==> flow/design.v <==
`timescale 1ns / 1ps
module cla_slice_part(g,p,a,b);
 input a, b;
 output g;  
 output p;  
 assign g = a & b;
 assign p = a ^ b;
endmodule
module CarryPropagateGenerateUnit( g,p,a,b);
	input  [15:0] a,b;
	output [15:0] g,p;
	cla_slice_part s0(g[0],p[0],a[0],b[0]);
	cla_slice_part s1(g[1],p[1],a[1],b[1]);
	cla_slice_part s2(g[2],p[2],a[2],b[2]);
	cla_slice_part s3(g[3],p[3],a[3],b[3]);
	cla_slice_part s4(g[4],p[4],a[4],b[4]);
	cla_slice_part s5(g[5],p[5],a[5],b[5]);
	cla_slice_part s6(g[6],p[6],a[6],b[6]);
	cla_slice_part s7(g[7],p[7],a[7],b[7]);
	cla_slice_part s8(g[8],p[8],a[8],b[8]);
	cla_slice_part s9(g[9],p[9],a[9],b[9]);
	cla_slice_part s10(g[10],p[10],a[10],b[10]);
	cla_slice_part s11(g[11],p[11],a[11],b[11]);
	cla_slice_part s12(g[12],p[12],a[12],b[12]);
	cla_slice_part s13(g[13],p[13],a[13],b[13]);
	cla_slice_part s14(g[14],p[14],a[14],b[14]);
	cla_slice_part s15(g[15],p[15],a[15],b[15]);
endmodule
module SixteenBitSummationUnit(sum,p,carry,cin);
  input [14:0] carry;
  input cin;
  input [15:0] p;
  output [15:0] sum;
  assign sum[0] = p[0] ^ cin;
  assign sum[1] = p[1] ^ carry[0];
  assign sum[2] = p[2] ^ carry[1];
  assign sum[3] = p[3] ^ carry[2];
  assign sum[4] = p[4] ^ carry[3];
  assign sum[5] = p[5] ^ carry[4];
  assign sum[6] = p[6] ^ carry[5];
  assign sum[7] = p[7] ^ carry[6];
  assign sum[8] = p[8] ^ carry[7];
  assign sum[9] = p[9] ^ carry[8];
  assign sum[10] = p[10] ^ carry[9];
  assign sum[11] = p[11] ^ carry[10];
  assign sum[12] = p[12] ^ carry[11];
  assign sum[13] = p[13] ^ carry[12];
  assign sum[14] = p[14] ^ carry[13];
  assign sum[15] = p[15] ^ carry[14];
endmodule
module four_bit_block_cla(P,G,carry,p,g,cin);
	input [3:0] p,g;
	input cin;
	output [2:0] carry;
	output P,G;
	assign	carry[0] = 	g[0] |
											cin & p[0];
	assign	carry[1] =  g[1] |
											g[0] & p[1] |
											cin  &  p[0] & p[1];
	assign	carry[2] =  g[2] |
											g[1] & p[2] |
											g[0] & p [1] & p[2] |
											cin  & p[0] & p[1] & p[2];
	assign	P = p[0] & p[1] & p[2] & p[3];
	assign	G = g[3] | 
							g[2] & p[3] |
							g[1] & p[2] & p[3] |
							g[0] & p[1] & p[2] & p[3];
endmodule
module cla_16_two_level(sum,cout,a,b,cin);
	input [15:0] a, b;
	input cin;
	output [15:0] sum;
	output  cout;
	wire [15:0]   g, p,carry;  
	wire [3:0]  G,P;
	assign carry[3]  = G[0] | cin & P[0];
	assign carry[7]  = G[1] | G[0] & P[1] | cin & P[0] & P[1]; 
	assign carry[11] = G[2] |
										 G[1] & P[2] |
										 G[0] & P[1] & P[2] | 
										 cin  & P[0] & P[1] & P[2];
	assign cout = G[3] |
								G[2] & P[3] |
								G[1] & P[2] & P[3] |
								G[0] & P[1] & P[2] & P[3] |
								cin   & P[0] & P[1] & P[2] & P[3];
	CarryPropagateGenerateUnit   CPGU( g,p,a,b);
	four_bit_block_cla FBBC0(P[0],G[0],carry[2:0],p[3:0],g[3:0],cin);     
	four_bit_block_cla FBBC1(P[1],G[1],carry[6:4],p[7:4],g[7:4],carry[3]);   
	four_bit_block_cla FBBC2(P[2],G[2],carry[10:8],p[11:8],g[11:8],carry[7]);
	four_bit_block_cla FBBC3(P[3],G[3],carry[14:12],p[15:12],g[15:12],carry[11]); 
	SixteenBitSummationUnit TTBSU(sum,p,carry[14:0],cin);
endmodule
`timescale 1ns / 1ps
module xnew2(
	output reg [15:0] x,
	input [15:0] x0,
	input [15:0] y,
	input cin,
	input reset,
	input stop,
	input clk
	);
	wire [15:0] sum,a,b;
	wire cout;	 
	cla_16_two_level alu(sum,cout,a,b,cin);
	assign a=x;
	assign b=cin?(~y):y;
	always @(posedge clk)
	begin
		if(reset)
		begin
			x<=x0;
		end
		else
		begin
			if(!stop)
			begin
				x<=sum;
			end
			else
			begin
				x<=x;
			end
		end
	end
endmodule
`timescale 1ns / 1ps
module ynew2(
	output reg [15:0] y,
	input [15:0] y0,
	input [15:0] x,
	input cin,
	input reset,
	input stop,
	input clk
	);
	wire [15:0] sum,a,b;
	wire cout;	 
	cla_16_two_level alu(sum,cout,a,b,cin);
	assign a=y;
	assign b=cin?(~x):x;
	always @(posedge clk)
	begin
		if(reset)
		begin
			y<=y0;
		end
		else
		begin
			if(!stop)
			begin
				y<=sum;
			end
			else
			begin
				y<=y;
			end
		end	
	end
endmodule
`timescale 1ns / 1ps
module znew2(
	output reg [15:0] z,
	output zsign,
	input [15:0] z0,
	input [15:0] zrom,
	input cin,
	input reset,
	input stop,
	input clk
	);
	wire [15:0] sum,a,b;
	wire cout;	 
	cla_16_two_level alu(sum,cout,a,b,cin);
	assign a=z;
	assign b=cin?(~zrom):zrom;
	always @(posedge clk)
	begin
		if(reset)
		begin
			z<=z0;
		end
		else
		begin
			if(!stop)
				z<=sum;
			else
				z<=z;
		end	
	end
	assign zsign=z[15];
endmodule
`timescale 1ns / 1ps
module datapathnew2(
	output [15:0] x,
	output [15:0] y,
	input [15:0] z0,
	input [3:0] i,
	input reset,
	input stop,
	input clk
	); 
	parameter xinit=16'b0010_0110_1101_1101;	 
	parameter yinit=16'b0;
	reg [15:0] zrom_q;
	wire [15:0] xval,yval,zval;
	wire [15:0] x0,y0;
	wire [15:0] z;
	wire zsign;
	always @(*)
	begin
		case(i)
			4'd0: zrom_q=16'b0011_0010_0100_0011;
			4'd1: zrom_q=16'b0001_1101_1010_1100;
			4'd2: zrom_q=16'b0000_1111_1010_1101;
			4'd3: zrom_q=16'b0000_0111_1111_0101;
			4'd4: zrom_q=16'b0000_0011_1111_1110;
			4'd5: zrom_q=16'b0000_0001_1111_1111;
			4'd6: zrom_q=16'b0000_0000_1111_1111;
			4'd7: zrom_q=16'b0000_0000_0111_1111;
			4'd8: zrom_q=16'b0000_0000_0011_1111;
			4'd9: zrom_q=16'b0000_0000_0001_1111;
			4'd10: zrom_q=16'b0000_0000_0000_1111;
			4'd11: zrom_q=16'b0000_0000_0000_0111;
			4'd12: zrom_q=16'b0000_0000_0000_0011;
			4'd13: zrom_q=16'b0000_0000_0000_0001;
			4'd14: zrom_q=16'b0;
			4'd15: zrom_q=16'b0;
			default: zrom_q=16'b0;
		endcase
	end
	xnew2 xmod(x,x0,yval,xcin,reset,stop,clk);
	ynew2 ymod(y,y0,xval,ycin,reset,stop,clk);
	znew2 zmod(z,zsign,z0,zval,zcin,reset,stop,clk);
	assign x0=xinit;
	assign y0=yinit;
	assign xval=$signed(x)>>>i;
	assign yval=$signed(y)>>>i;
	assign zval=zrom_q;
	assign xcin=zsign?1'b0:1'b1;
	assign ycin=zsign?1'b1:1'b0;
	assign zcin=zsign?1'b0:1'b1;
endmodule
`timescale 1ns / 1ps
module cordic_sincos(
	input clk,
	input rst,
	input start,
	input [15:0] z0,
	output ready,
	output reg done,
	output [15:0] x,
	output [15:0] y
	);
	reg busy;
	reg [3:0] cnt;
	wire load;
	assign ready = ~busy;
	assign load = rst | (start & ~busy);
	always @(posedge clk)
	begin
		if(rst)
		begin
			busy <= 1'b0;
			cnt <= 4'd0;
			done <= 1'b0;
		end
		else
		begin
			done <= 1'b0;
			if(!busy)
			begin
				cnt <= 4'd0;
				if(start)
					busy <= 1'b1;
			end
			else
			begin
				cnt <= cnt + 4'd1;
				if(cnt == 4'd15)
				begin
					busy <= 1'b0;
					done <= 1'b1;
				end
			end
		end
	end
	datapathnew2 dp(x,y,z0,cnt,load,~busy,clk);
endmodule
; From RTL to reports: cordic_sincos
; The steps from the RTL of cordic_sincos to its reports follow in flow order.
; Line numbers count from 1 in the design file above.
; Operators: Yosys type, input widths -> output width; for muxes data width and select width s.
; Library cell names are shortened.
; A cell with - has no value.
[setup]
design = cordic_sincos
clock_port = clk
lib = sky130hd
pvt_corner = tt_025C_1v80

; Word-level counts
; Source: Yosys, flattened and elaborated, memories not mapped. Widths are those after wreduce. Print and check cells do not count. Equal cells are merged and count once.
; Yosys's memory passes give these memory sizes; they may raise the number of words (mostly to a power of two), join words into wider ones and drop unused or constant bits.
[op_classes]
reduce_and_logical = 2
eq_ne = 1
add_sub_neg = 1
logic = 408
muxes = 12
shifts = 2
[op_table]
columns = op, n
row1 = $and 1x1->1, 190
row2 = $or 1x1->1, 118
row3 = $xor 1x1->1, 96
row4 = $mux 16, 5
row5 = $not 16->16, 3
row6 = $sshr 16x4->16, 2
row7 = $mux 1, 6
row8 = $add 4x1->4 const B, 1
row9 = $eq 4x4->1 const B, 1
row10 = $mux 4, 1
row11 = $reduce_bool 2->1, 1
row12 = $reduce_or 2->1, 1
row13 = $not 1->1, 1
[bits]
n_memories = 1
clocked_rd_ports_x_width = 14
regBits = 54
output_inout_bits = 34
word_cells = 433
rom_bits = 224
in_bits = 19
[mem_list]
columns = memory, size, width, read_ports, wr, line_no
row1 = (no name shown), 16, 14, 1, 0, 215  ; case(i)

; Depth
; Longest topological path by Yosys (ltp), each cell counted once; first at word level (registers and memories cut), then after technology mapping (sequential cells cut; the memories' decode and read muxes count).
[logic_depth]
ltp_word = 18
abc_area = 1
ltp_mapped = 30
mapped_depth_nobuf = 29

; Mapped cells and area
; The flow's flattened synthesis, as Yosys stat reports it; memories are mapped. The netlist is that of the ABC_AREA named above (0 if unset); the other value can give another one.
[by_type]
columns = cell_type, n, area_total_um2
row1 = dfxtp_1, 52, 1.04E+03
row2 = nand2_1, 221, 829.546
row3 = ha_1, 62, 775.744
row4 = edfxtp_1, 16, 480.461
row5 = xor2_1, 40, 350.336
row6 = nand3_1, 67, 335.322
row7 = inv_1, 82, 307.795
row8 = buf_4, 36, 270.259
row9 = o21ai_0, 49, 245.235
row10 = a21oi_1, 42, 210.202
row11 = fa_1, 9, 180.173
row12 = nor2_1, 43, 161.405
row13 = o21ai_1, 27, 135.13
row14 = nand3_2, 13, 130.125
row15 = xnor2_1, 13, 113.859
row16 = o211ai_1, 12, 90.086
row17 = buf_2, 16, 80.077
row18 = nand2_2, 11, 68.816
; Other cell types: 35; their cells: 87.
[mapped]
mapped_area_um2 = 6492.5
buf_cells = 69
ff_cells = 68
sequential_area_um2 = 1521.5
mapped_cells = 898

; Path before layout
; Path of least setup slack by OpenSTA after synthesis, without wires, with an ideal clock, recovery checks aside; 20% of the period is set as input and as output delay. Where synthesis merged equal registers, the netlist keeps one of their names.
[synth_timing]
kind = register -> register
startpoint = register cnt[0]
endpoint = register dp.xmod.x[15]
arrival_time_ns = 2.966
required_time_ns = 4.884
setup_ns = 0.116
tclk_ns = 5.0
launch_ns = 0.000
delay_ns = 3.082
path_buffers = 3
path_slack_ns = 1.918
driving_pins = 28
synth_period_reached_ns = 3.082
; "delay_ns" = arrival - input delay + setup time.
; "driving_pins" counts driving pins, that of a launching flip-flop among them; a cell with two outputs on the path counts twice.
; "synth_period_reached_ns" is the clock period less the worst setup slack; recovery checks do not enter. This is arithmetic on one report: input and output delays are still those of the set period (20% each).
; A register here has more assigning lines than the two given.
[synth_between]
path_cell_list = dfxtp_1 buf_6 buf_6 buf_6 nand2_1 o21ai_1 mux2i_1 nand2_1 nand3_1 nand2_1 xor2_1 ha_1 a21o_1 a21oi_1 o21bai_1 nand2_1 nand3_1 nand2_1 nand2_1 ha_1 nand2_1 nand2_1 nand2_1 inv_1 o21ai_0 nand3_1 o211ai_1 inv_1
[synth_rtl]
columns = item, line_no
row1 = from (decl), 259  ; reg [3:0] cnt;
row2 = from (assign), 268  ; cnt <= 4'd0;
row3 = from (assign), 282  ; cnt <= cnt + 4'd1;
row4 = to (assign), 115  ; x<=x0;
row5 = to (assign), 121  ; x<=sum;
row6 = to (decl), 98  ; output reg [15:0] x,
; Chain of elaborated cells between the ends: none given.

; Worst path after layout
; Path of least setup slack in the final report of flow run A (OpenROAD, finished layout, wires in). Where an end is a register, its clock arrival counts in the times.
[layout_timing]
kind = register -> register
startpoint = register dp.zmod.z[15]
endpoint = register dp.ymod.y[15]
arrival_time_ns = 4.13
required_time_ns = 5.24
setup_ns = 0.11
path_buffers = 2
launch_ns = 0.34
tclk_ns = 5.0
driving_pins = 23
path_slack_ns = 1.11
; Between the ends stands the longest chain of elaborated cells between them, by number of cells; it is not shown to be the way that was timed. Of several equally long chains one is given.
; Each line given opens the expression or statement behind the cell; cells for indexed reads and writes are added by Yosys, which also makes memories of some case tables.
; A register here has more assigning lines than the two given.
[layout_between]
path_cell_list = edfxtp_1 buf_2 inv_2 buf_2 xor2_1 ha_1 a21oi_1 nor2_1 nor2_1 o21bai_1 nand2_1 nand3_1 nand2_1 nand2_1 ha_1 nand2_1 nand2_1 nand2_1 inv_1 o21ai_0 nand3_1 o211ai_1 inv_1
elab_chain_len = 16
cells_between = 88
classes_between = 2 x mux; 86 x logic
[layout_rtl]
columns = item, line_no
row1 = from (decl), 166  ; output reg [15:0] z,
row2 = from (assign), 184  ; z<=z0;
row3 = from (assign), 189  ; z<=sum;
row4 = $mux 1, 244  ; assign ycin=zsign?1'b1:1'b0;
row5 = $mux 16, 144  ; assign b=cin?(~x):x;
row6 = $and 1x1->1, 6  ; assign g = a & b;
row7 = $and 1x1->1, 67  ; g[2] & p[3] |
row8 = $or 1x1->1 (3 in a row), 66  ; assign G = g[3] |
row9 = $and 1x1->1, 81  ; G[1] & P[2] |
row10 = $or 1x1->1 (3 in a row), 80  ; assign carry[11] = G[2] |
row11 = $and 1x1->1 (3 in a row), 64  ; cin & p[0] & p[1] & p[2];
row12 = $or 1x1->1, 61  ; assign carry[2] = g[2] |
row13 = $xor 1x1->1, 49  ; assign sum[15] = p[15] ^ carry[14];
row14 = to (assign), 149  ; y<=y0;
row15 = to (assign), 155  ; y<=sum;
row16 = to (decl), 132  ; output reg [15:0] y,

Subject: flow runs of cordic_sincos

Hi,

2 stored runs of cordic_sincos in the flow (synthesis by Yosys, layout by OpenROAD, sky130hd cells), in arbitrary order. Constraints: input delay and output delay 20% of the set period each, output load 0.01 pF.
"power_mw": no workload was simulated; the value follows from the tool's default switching activity.

# flow run A
==> flow/run.sh <==
#!/bin/bash
# the make line also repeats the synthesis and layout settings of config.mk as NAME=value (left out here)
make -C /OpenROAD-flow-scripts/flow DESIGN_CONFIG=/design/flow/config.mk WORK_HOME=/design/flow/orfs CLKGATE_MAP_FILE= finish
==> flow/config.mk <==
export PLATFORM = sky130hd
export DESIGN_NAME = cordic_sincos
export DESIGN_NICKNAME = cordic_sincos
export VERILOG_FILES = /design/flow/design.v
export SDC_FILE = /design/flow/constraint.sdc
export NUM_CORES = 4
export LEC_CHECK = 0
export ABC_AREA = 1
export CAP_MARGIN = 35
export CELL_PAD_IN_SITES_GLOBAL_PLACEMENT = 2
export CORE_MARGIN = 2
export CORE_UTILIZATION = 40
export CTS_CLUSTER_DIAMETER = 168
export GPL_TIMING_DRIVEN = 0
export MAX_ROUTING_LAYER = met4
export SLEW_MARGIN = 0
export TNS_END_PERCENT = 40
==> flow/constraint.sdc <==
create_clock -name core_clock -period 5.0 [get_ports {clk}]
set_input_delay 1.0000 -clock core_clock [delete_from_list [all_inputs] [get_ports {clk}]]
set_output_delay 1.0000 -clock core_clock [all_outputs]
set_load 0.01 [all_outputs]

==> flow run A: results <==
setupTns_ns=0.000
die_area_um2=17266.0
synth_area_um2=6492.5
layout_stdcell_area_um2=7586.0
setup_ws_ns=1.110
power_mw=3.464

# flow run B
==> flow/run.sh <==
#!/bin/bash
# the make line also repeats the synthesis and layout settings of config.mk as NAME=value (left out here)
make -C /OpenROAD-flow-scripts/flow DESIGN_CONFIG=/design/flow/config.mk WORK_HOME=/design/flow/orfs CLKGATE_MAP_FILE= finish
==> flow/config.mk <==
export PLATFORM = sky130hd
export DESIGN_NAME = cordic_sincos
export DESIGN_NICKNAME = cordic_sincos
export VERILOG_FILES = /design/flow/design.v
export SDC_FILE = /design/flow/constraint.sdc
export NUM_CORES = 4
export LEC_CHECK = 0
export ABC_AREA = 0
export CAP_MARGIN = 20
export CELL_PAD_IN_SITES_DETAIL_PLACEMENT = 2
export CELL_PAD_IN_SITES_GLOBAL_PLACEMENT = 0
export CORE_ASPECT_RATIO = 1.51
export CORE_MARGIN = 2
export CORE_UTILIZATION = 16
export CTS_CLUSTER_DIAMETER = 293
export CTS_CLUSTER_SIZE = 17
export GPL_ROUTABILITY_DRIVEN = 0
export GPL_TIMING_DRIVEN = 0
export MAX_ROUTING_LAYER = met4
export MIN_ROUTING_LAYER = met2
export PLACE_DENSITY_LB_ADDON = 0.19
export SETUP_SLACK_MARGIN = 1.0
export SLEW_MARGIN = 10
export TNS_END_PERCENT = 95
==> flow/constraint.sdc <==
create_clock -name core_clock -period 3.63 [get_ports {clk}]
set_input_delay 0.7260 -clock core_clock [delete_from_list [all_inputs] [get_ports {clk}]]
set_output_delay 0.7260 -clock core_clock [all_outputs]
set_load 0.01 [all_outputs]

==> flow run B: results <==
setupTns_ns=-17.869
die_area_um2=40979.1
synth_area_um2=6294.8
layout_stdcell_area_um2=9140.0
setup_ws_ns=-1.202
power_mw=7.415

Regards
